==> flow/design.v <==
module DOUBLY_PIPELINE(clk,xi,yi,r,ang,xf,yf);
input signed[15:0] xi,yi;
input clk;
output reg signed [15:0] r,ang;
output reg signed [15:0] xf,yf;
 wire signed [15:0] ri,angi;
 wire  signed [15:0] xfi,yfi;
wire  signed [15:0] g1,g2,g3,g4,g5,g6,g7,g8;
ROTATING x1(clk,xi,yi,g1,g2,g3,g4,g5,g6,g7,g8,xfi,yfi);     
VECTORING x2(clk,xi,yi,g1,g2,g3,g4,g5,g6,g7,g8,ri,angi);  
always @(*)
begin 
xf<=xfi;
yf<=yfi;  
r<=ri;
ang<=angi;
end
endmodule
module ROTATING(clk,xi,yi,a1,a2,a3,a4,a5,a6,a7,a8,xf,yf);
input signed[15:0] xi,yi;
input   signed [15:0] a1,a2,a3,a4,a5,a6,a7,a8;
input clk;
output reg  signed [15:0] xf,yf;
reg  signed [15:0] x1,x2,x3,x4,x5,x6,x7,x8;
reg  signed [15:0] y1,y2,y3,y4,y5,y6,y7,y8;
wire signed [15:0] angle45,angle26,angle14,angle7,angle3_5,angle1_79,angle0_89,angle0_44;
reg  signed [15:0] angle_i [8:0];  
wire signed [15:0] s = 16'd607;
assign angle45 = 16'd4500;
assign angle26 = 16'd2657;
assign angle14 = 16'd1404;
assign angle7 = 16'd713;
assign angle3_5 = 16'd358;
assign angle1_79 = 16'd179;
assign angle0_89 = 16'd89;
assign angle0_44 = 16'd44;
always @(posedge clk)
begin  
    angle_i[0] <= angle45 ;
	    x1<= xi + yi;   
		y1<= yi - xi;
	   if (angle_i[0] > a2)
		begin 
		x2<= x1 - (y1>>>1);  
		y2<= y1 + (x1>>>1); 
		angle_i[1] <= angle_i[0] - angle26 ; 
		end 
	   else
		begin 
		x2<= x1+(y1>>>1); 
		y2<= y1-(x1>>>1);
	    angle_i[1] <= angle_i[0] + angle26 ;  
	   end
	 if (angle_i[1] > a3)
	    begin 
		 angle_i[2] <= angle_i[1] - angle14 ;  
		  x3<= x2 - (y2>>>2); 
		  y3<= y2 +(x2>>>2);
		end 
		else 
		begin 
	      angle_i[2] <= angle_i[1] + angle14 ;  
		  x3<= x2+(y2>>>2); 
		  y3<= y2-(x2>>>2);
		end 
	if (angle_i[2] > a4)
	    begin 
		  angle_i[3] <= angle_i[2] - angle7 ;  
		  x4<= x3 - (y3>>>3); 
		  y4<= y3 +(x3>>>3);
		 end 
		else 
		begin 
	     angle_i[3] <= angle_i[2] + angle7 ;  
		  x4<= x3+(y3>>>3); 
		  y4<= y3-(x3>>>3);
		end 
		if (angle_i[3] > a5)
	    begin 
			angle_i[4] <= angle_i[3] - angle3_5 ;  
			x5<= x4 - (y4>>>4); 
			y5<= y4 + (x4>>>4);
		 end 
		else 
		begin
			angle_i[4] <= angle_i[3] + angle3_5 ;  
			x5<= x4+(y4>>>4); 
			y5<= y4-(x4>>>4);
		end 
	   if (angle_i[4] > a6)
	    begin 
			angle_i[5] <= angle_i[4] - angle1_79 ;  
			x6<= x5 - (y5>>>5); 
			y6<= y5 +(x5>>>5);
		end
		else 
		begin 
	       angle_i[5] <= angle_i[4] + angle1_79 ;  
		   x6<= x5+(y5>>>5); 
		   y6<= y5-(x5>>>5);
		end 
		if (angle_i[5] > a7)
	    begin 
			angle_i[6] <= angle_i[5] - angle0_89 ;  
			x7<= x6 - (y6>>>6); 
			y7<= y6 +(x6>>>6);
		end
		else 
		begin 
			angle_i[6] <= angle_i[5] + angle0_89;  
			x7<= x6+(y6>>>6); 
			y7<= y6-(x6>>>6);
		end 
		if (angle_i[6] > a8)
	     begin 
			angle_i[7] <= angle_i[6] - angle0_44 ;  
			x8<= x7 - (y7>>>7); 
			y8<= y7 +(x7>>>7);
		 end 
		 else 
         begin 	     
			angle_i[7] <= angle_i[6] + angle0_44 ;  
			x8<= x7+(y7>>>7); 
			y8<= y7-(x7>>>7);
		 end  
      xf <=  (s*x8)/1000 ;
      yf <=  (s*y8)/1000 ;	  
end 
endmodule
module VECTORING(clk,a0,b0,ang1,ang2,ang3,ang4,ang5,ang6,ang7,ang8,r,ang);
input signed[15:0]a0,b0;
input clk;
  output reg signed [15:0]r,ang;  
  output reg signed[15:0] ang1,ang2,ang3,ang4,ang5,ang6,ang7,ang8;  
  reg signed [15:0] a1,a2,a3,a4,a5,a6,a7,a8;
  reg signed [15:0] b1,b2,b3,b4,b5,b6,b7,b8;
  reg signed[15:0] angle_x1,angle_x2,angle_x3,angle_x4,angle_x5,angle_x6,angle_x7,angle_x8;
wire signed [15:0] v = 16'd0607;
wire [15:0] angle_c0 = 16'd4500;
wire [15:0] angle_c1 = 16'd2657;
wire [15:0] angle_c2 = 16'd1404;
wire [15:0] angle_c3 = 16'd713;
wire [15:0] angle_c4 = 16'd358;
wire [15:0] angle_c5 = 16'd179;
wire [15:0] angle_c6 = 16'd089;
wire [15:0] angle_c7 = 16'd044; 
  always @ (posedge clk)
   begin
      a1<=a0+b0;
      b1<=b0-a0;
      angle_x1 <= angle_c0;
	  ang1 <= angle_x1;
    if(b1 < 0)  
   begin
      a2<= a1 - (b1>>>1);
      b2<= b1 + (a1>>>1);
     angle_x2<=angle_x1-angle_c1;
	   ang2<= angle_x2;
     end
    else
   begin
      a2<=a1+(b1>>>1);
      b2<=b1-(a1>>>1);
      angle_x2<=angle_x1+angle_c1;
	  ang2<= angle_x2;
    end
     if(b2<0)
	begin
     a3<=a2-(b2>>>2);
     b3<=b2+(a2>>>2);
     angle_x3<=angle_x2-angle_c2;
	  ang3<= angle_x3;
     end
  	else
  	begin
      a3<=a2+(b2>>>2);
      b3<=b2-(a2>>>2);
      angle_x3<=angle_x2+angle_c2;
	  ang3<= angle_x3;
	end
     if(b3<0)
	begin
     a4<=a3-(b3>>>3);
     b4<=b3+(a3>>>3);
     angle_x4<=angle_x3-angle_c3;
	 ang4<=angle_x4;
     end
  	else
  	begin
      a4<=a3+(b3>>>3);
      b4<=b3-(a3>>>3);
     angle_x4<=angle_x3+angle_c3;
	 ang4<=angle_x4;
	end
     if(b4<0)
	begin
     a5<=a4-(b4>>>4);
     b5<=b4+(a4>>>4);
      angle_x5<=angle_x4-angle_c4;
	   ang5<=angle_x5;
     end
  	else
  	begin
      a5<=a4+(b4>>>4);
      b5<=b4-(a4>>>4);
      angle_x5<=angle_x4+angle_c4;
	   ang5<=angle_x5;
	end
     if(b5<0)
	begin
     a6<=a5-(b5>>>5);
     b6<=b5+(a5>>>5);
    angle_x6<=angle_x5-angle_c5;
	 ang6<=angle_x6;
     end
  	else
  	begin
      a6<=a5+(b5>>>5);
      b6<=b5-(a5>>>5);
      angle_x6<=angle_x5+angle_c5;
	  ang6<=angle_x6;
	end
     if(b6<0)
	begin
     a7<=a6-(b6>>>6);
     b7<=b6+(a6>>>6);
     angle_x7<=angle_x6-angle_c6;
	 ang7<=angle_x7;
     end
  	else
  	begin
     a7<=a6+(b6>>>6);
     b7<=b6-(a6>>>6);
      angle_x7<=angle_x6+angle_c6;
	  ang7<=angle_x7;
 	 end
     if(b7<0)
	begin
      a8<=a7-(b7>>>7);
      b8<=b7+(a7>>>7);
      angle_x8<=angle_x7-angle_c7;
	  ang8<=angle_x8;
     end
  	else
      begin
      a8<=a7+(b7>>>7);
      b8<=b7-(a7>>>7);
       angle_x8<=angle_x7-angle_c7;
	   ang8<=angle_x8;
     end
r<=v*a8/1000;
ang<=angle_x8;
end
endmodule
* From RTL to reports: DOUBLY_PIPELINE
Tool output for the design above, in the order of the flow. Line numbers count from 1 in the design file above. Not given: --
Inputs: top module DOUBLY_PIPELINE, clock input clk, cell library sky130hd, corner tt_025C_1v80

* Word-level counts
Counts by Yosys on the flattened word-level netlist (proc, flatten, opt, wreduce). Print and check cells are left out. Cells with the same type and inputs are merged into one.
Cells by class: magnitude comparators 14, $add $sub $neg 73, multipliers 3, muxes and demuxes 39, divide/modulo/power cells 3
Operators with widths (number):
- 32-bit by 11-bit divider with 32-bit output (second input constant) | 3
- 11-bit by 16-bit multiplier with 27-bit output (first input constant) | 3
- 16-bit two-way mux | 37
- 16-bit by 1-bit < comparator with 1-bit output (second input constant) | 7
- 16-bit greater-than comparator | 5
- 16-bit by 10-bit adder with 16-bit output | 4
- 16-bit by 10-bit subtractor with 16-bit output | 4
- 16-bit by 11-bit adder with 16-bit output | 4
- 16-bit by 11-bit subtractor with 16-bit output | 4
- 16-bit by 12-bit adder with 16-bit output | 4
- 16-bit by 12-bit subtractor with 16-bit output | 4
- 16-bit by 13-bit adder with 16-bit output | 4
- 16-bit by 13-bit subtractor with 16-bit output | 4
- 16-bit by 14-bit adder with 16-bit output | 4
- 16-bit by 14-bit subtractor with 16-bit output | 4
- 16-bit by 9-bit adder with 16-bit output | 3
- 16-bit by 9-bit subtractor with 16-bit output | 3
- 16-bit by 10-bit adder with 16-bit output (second input constant) | 2
- 16-bit by 10-bit subtractor with 16-bit output (second input constant) | 2
- 16-bit by 15-bit adder with 16-bit output | 2
- 16-bit by 15-bit subtractor with 16-bit output | 2
- 16-bit by 8-bit adder with 16-bit output (second input constant) | 2
- 16-bit by 8-bit subtractor with 16-bit output (second input constant) | 2
- 16-bit by 9-bit adder with 16-bit output (second input constant) | 2
- 16-bit by 9-bit subtractor with 16-bit output (second input constant) | 2
- 13-bit by 11-bit adder with 14-bit output (second input constant) | 2
- 13-bit by 11-bit subtractor with 14-bit output (second input constant) | 2
- 13-bit two-way mux | 2
Other operator kinds: 9; their cells: 9.
Word-level totals: output and inout port bits 64, register bits 823

* Logic depth
Depth = most cells in a row (Yosys ltp): at word level without a register or memory, in the mapped netlist without a sequential cell, where the memories' decode and read muxes count.
Logic depth: depth after elaboration 2, ABC_AREA 0, mapped depth 75

* Synthesis result
Source: synth_stat.txt of the flow (Yosys; design flattened, memories mapped). It holds for the ABC_AREA given above (unset counts as 0); a run with the other value may have another netlist. Totals and module areas in this step are rounded.
Synthesis totals: cells in the netlist 8922, mapped flip-flops 750, chip area (Yosys) 0.0742 mm^2, buffer cells 226
Cell types:
- sky130_fd_sc_hd__dfxtp_1 | number 750, total area 15014.4 um^2
- sky130_fd_sc_hd__ha_1 | number 909, total area 1.14E+04 um^2
- sky130_fd_sc_hd__xnor2_1 | number 665, total area 5.82E+03 um^2
- sky130_fd_sc_hd__fa_1 | number 256, total area 5.12E+03 um^2
- sky130_fd_sc_hd__inv_1 | number 1018, total area 3.82E+03 um^2
- sky130_fd_sc_hd__a21oi_1 | number 737, total area 3.69E+03 um^2
- sky130_fd_sc_hd__xor2_1 | number 379, total area 3.32E+03 um^2
- sky130_fd_sc_hd__nor2_1 | number 634, total area 2.38E+03 um^2
- sky130_fd_sc_hd__o21ai_0 | number 405, total area 2.03E+03 um^2
- sky130_fd_sc_hd__nand2_1 | number 425, total area 1595.28 um^2
- sky130_fd_sc_hd__a21o_1 | number 197, total area 1.48E+03 um^2
- sky130_fd_sc_hd__o21bai_1 | number 190, total area 1.43E+03 um^2
- sky130_fd_sc_hd__mux2i_1 | number 115, total area 1.15E+03 um^2
- sky130_fd_sc_hd__nor3_1 | number 227, total area 1136.09 um^2
- sky130_fd_sc_hd__nand3_1 | number 171, total area 855.821 um^2
- sky130_fd_sc_hd__a211oi_1 | number 84, total area 630.605 um^2
- sky130_fd_sc_hd__clkbuf_1 | number 164, total area 615.59 um^2
- sky130_fd_sc_hd__o211ai_1 | number 79, total area 593.069 um^2
Not listed: further types 128, cells in them 1517. By module: a second synthesis without flattening, with its own total; a netlist apart from the flattened one above.
Second synthesis, totals: cells (unflattened synthesis) 9321, area total of the unflattened synthesis 0.0778 mm^2
Each row is one instance without its submodules.
By module:
- ROTATING | cells 5512, area 0.0449 mm^2, seq. area 0.00723 mm^2, times used 1
- VECTORING | cells 3809, area 0.0328 mm^2, seq. area 0.00847 mm^2, times used 1
- DOUBLY_PIPELINE | cells 0, area 0 mm^2, seq. area 0 mm^2, times used 1

* Timing after synthesis
Path of least setup slack by OpenSTA after synthesis, without wires, with an ideal clock, recovery checks aside; 20% of the period is set as input and as output delay. Where synthesis merged equal registers, the netlist keeps one of their names.
Timing post-synthesis: path type register -> register, from register x2.a8[15], to register x2.r[14], slack 7629 ps, required time 24928 ps, buffers on the path 8, arrival 17299 ps, stages 67, period 25000 ps, delay of the path 17371 ps, synthesis period reached 17371 ps
"delay of the path" is the arrival time less input delay plus setup time. "stages" counts driving pins, that of a launching flip-flop among them; a cell with two outputs on the path counts twice. "synthesis period reached" is the clock period less the worst setup slack; recovery checks do not enter. This is arithmetic on one report: input and output delays are still those of the set period (20% each). The rows between start and end are the longest chain of elaborated cells between them; the timing report does not say that the signal goes this way. Where chains are equally long, one stands for them. A line is the first line of the expression or statement that the cell stems from. Yosys adds cells for indexed reads and writes and turns some case tables into memories.
On the way, post-synthesis: cell sequence sky130_fd_sc_hd__dfxtp_1 > sky130_fd_sc_hd__fa_1 > sky130_fd_sc_hd__ha_1 > sky130_fd_sc_hd__fa_1 > sky130_fd_sc_hd__fa_1 > sky130_fd_sc_hd__inv_1 > sky130_fd_sc_hd__fa_1 > sky130_fd_sc_hd__inv_1 > sky130_fd_sc_hd__ha_1 > sky130_fd_sc_hd__buf_2 > sky130_fd_sc_hd__a21oi_1 > sky130_fd_sc_hd__o21ai_0 > sky130_fd_sc_hd__nor2_1 > sky130_fd_sc_hd__a31oi_2 > sky130_fd_sc_hd__a221o_2 > sky130_fd_sc_hd__xnor2_1 > sky130_fd_sc_hd__or3_1 > sky130_fd_sc_hd__or3_1 > [31 not listed] > sky130_fd_sc_hd__mux2i_1 > sky130_fd_sc_hd__o22a_1 > sky130_fd_sc_hd__nor3_2 > sky130_fd_sc_hd__o41ai_4 > sky130_fd_sc_hd__a41oi_2 > sky130_fd_sc_hd__a41oi_1 > sky130_fd_sc_hd__a32oi_1 > sky130_fd_sc_hd__buf_4 > sky130_fd_sc_hd__a2111oi_1 > sky130_fd_sc_hd__a211o_1 > sky130_fd_sc_hd__and4_1 > sky130_fd_sc_hd__clkbuf_1 > sky130_fd_sc_hd__nor2_1 > sky130_fd_sc_hd__a31oi_1 > sky130_fd_sc_hd__ha_1 > sky130_fd_sc_hd__nand2_1 > sky130_fd_sc_hd__o21ai_0 > sky130_fd_sc_hd__xnor2_1, cells in the longest elaborated chain 2, elaborated cells between the ends (all ways) 2, those cells by class mul (1); div (1)
Ends and longest elaborated chain, post-synthesis:
- from (decl) | line 135 | reg signed [15:0] a1,a2,a3,a4,a5,a6,a7,a8;
- from (assign) | line 239 | a8<=a7-(b7>>>7);
- from (assign) | line 246 | a8<=a7+(b7>>>7);
- 11-bit by 16-bit multiplier with 27-bit output | line 251 | r<=v*a8/1000;
- 32-bit by 11-bit divider with 32-bit output | line 251
- to (assign) | line 251
- to (decl) | line 133 | output reg signed [15:0]r,ang;

* Path in the finished layout
Path of least setup slack in the final report of record 2 (OpenROAD, finished layout, wires in). Where an end is a register, its clock arrival counts in the times. The path's times are printed in steps of 10 ps; the period is the one set.
Timing after layout: path type register -> register, from register x2.a8[6], to register x2.r[14], arrival 17580 ps, required time 14120 ps, period 13500 ps, stages 75, slack -3470 ps, buffers on the path 13
The rows between start and end are the longest chain of elaborated cells between them; the timing report does not say that the signal goes this way. Where chains are equally long, one stands for them.
On the way, after layout: cell sequence sky130_fd_sc_hd__dfxtp_4 > sky130_fd_sc_hd__buf_6 > sky130_fd_sc_hd__inv_6 > sky130_fd_sc_hd__fa_1 > sky130_fd_sc_hd__inv_1 > sky130_fd_sc_hd__ha_2 > sky130_fd_sc_hd__fa_1 > sky130_fd_sc_hd__fa_1 > sky130_fd_sc_hd__inv_2 > sky130_fd_sc_hd__fa_1 > sky130_fd_sc_hd__inv_1 > sky130_fd_sc_hd__ha_1 > sky130_fd_sc_hd__buf_6 > sky130_fd_sc_hd__a21oi_4 > sky130_fd_sc_hd__o211ai_1 > sky130_fd_sc_hd__o211ai_1 > sky130_fd_sc_hd__a31oi_4 > sky130_fd_sc_hd__a221o_2 > [39 not listed] > sky130_fd_sc_hd__mux2i_4 > sky130_fd_sc_hd__o22a_4 > sky130_fd_sc_hd__nor3_4 > sky130_fd_sc_hd__o41ai_4 > sky130_fd_sc_hd__buf_6 > sky130_fd_sc_hd__a41o_4 > sky130_fd_sc_hd__buf_6 > sky130_fd_sc_hd__nand3_4 > sky130_fd_sc_hd__a32o_2 > sky130_fd_sc_hd__o21ai_4 > sky130_fd_sc_hd__mux2_2 > sky130_fd_sc_hd__a221oi_2 > sky130_fd_sc_hd__o211ai_1 > sky130_fd_sc_hd__a31oi_2 > sky130_fd_sc_hd__ha_4 > sky130_fd_sc_hd__nand2_2 > sky130_fd_sc_hd__o21ai_2 > sky130_fd_sc_hd__xnor2_1, cells in the longest elaborated chain 2, elaborated cells between the ends (all ways) 2, those cells by class mul (1); div (1)
Ends and longest elaborated chain, after layout:
- from (decl) | line 135 | reg signed [15:0] a1,a2,a3,a4,a5,a6,a7,a8;
- from (assign) | line 239 | a8<=a7-(b7>>>7);
- from (assign) | line 246 | a8<=a7+(b7>>>7);
- 11-bit by 16-bit multiplier with 27-bit output | line 251 | r<=v*a8/1000;
- 32-bit by 11-bit divider with 32-bit output | line 251
- to (assign) | line 251
- to (decl) | line 133 | output reg signed [15:0]r,ang;

Lab notebook: DOUBLY_PIPELINE

Record of 3 stored runs of the RTL-to-layout flow on DOUBLY_PIPELINE, platform sky130hd. The runs are unordered. Constraints: input delay and output delay 20% of the set period each, output load 0.01 pF.
"achieved clock period" = clock period - worst setup slack. The figure is calculated, with input and output delays left at 20% of the set period.
"worst setup path time" is the time allowed to the run's worst setup path (the clock period less input and output delay, where it has them) less its slack. Clock arrival times count: a late capture clock shortens it, a late launch clock lengthens it.
"worst setup path time" is given in steps of 10 ps.
The measured numbers are rounded.
[record 1] settings: ABC_AREA=0, CAP_MARGIN=10, CELL_PAD_IN_SITES_DETAIL_PLACEMENT=1, CORE_ASPECT_RATIO=1.28, CORE_UTILIZATION=71, CTS_CLUSTER_DIAMETER=342, CTS_CLUSTER_SIZE=80, GPL_ROUTABILITY_DRIVEN=0, GPL_TIMING_DRIVEN=0, MAX_ROUTING_LAYER=met4, PLACE_DENSITY_LB_ADDON=0.25, SETUP_SLACK_MARGIN=-2.0, SLEW_MARGIN=10, period_ns=31.4, CORE_MARGIN=2
[record 1] result: did not finish, placement stopped with DPL-0033
[record 2] settings: ABC_AREA=0, CAP_MARGIN=25, CORE_UTILIZATION=45, CTS_CLUSTER_SIZE=66, GPL_TIMING_DRIVEN=0, MAX_ROUTING_LAYER=met4, MIN_ROUTING_LAYER=met1, PLACE_DENSITY_LB_ADDON=0.18, period_ns=13.5, CORE_MARGIN=2, SLEW_MARGIN=20
[record 2] result: chip area after synthesis (Yosys) 0.0742 mm^2, die area 0.168 mm^2, standard-cell area of the final layout 0.0935 mm^2, utilization 56.9%, worst setup slack after layout -3470 ps, total negative slack -149000 ps, worst hold slack 325 ps, achieved clock period 16966 ps, worst setup path time 16970 ps, worst setup path kind register -> register
[record 3] settings: ABC_AREA=0, CAP_MARGIN=10, CELL_PAD_IN_SITES_DETAIL_PLACEMENT=1, CELL_PAD_IN_SITES_GLOBAL_PLACEMENT=2, CORE_ASPECT_RATIO=1.6, CORE_UTILIZATION=71, CTS_CLUSTER_DIAMETER=342, CTS_CLUSTER_SIZE=47, GPL_ROUTABILITY_DRIVEN=1, GPL_TIMING_DRIVEN=0, MAX_ROUTING_LAYER=met4, PLACE_DENSITY=0.77, SETUP_SLACK_MARGIN=-2.0, SLEW_MARGIN=20, TNS_END_PERCENT=25, period_ns=31.4, CORE_MARGIN=2
[record 3] result: did not finish, placement stopped with GPL-0301
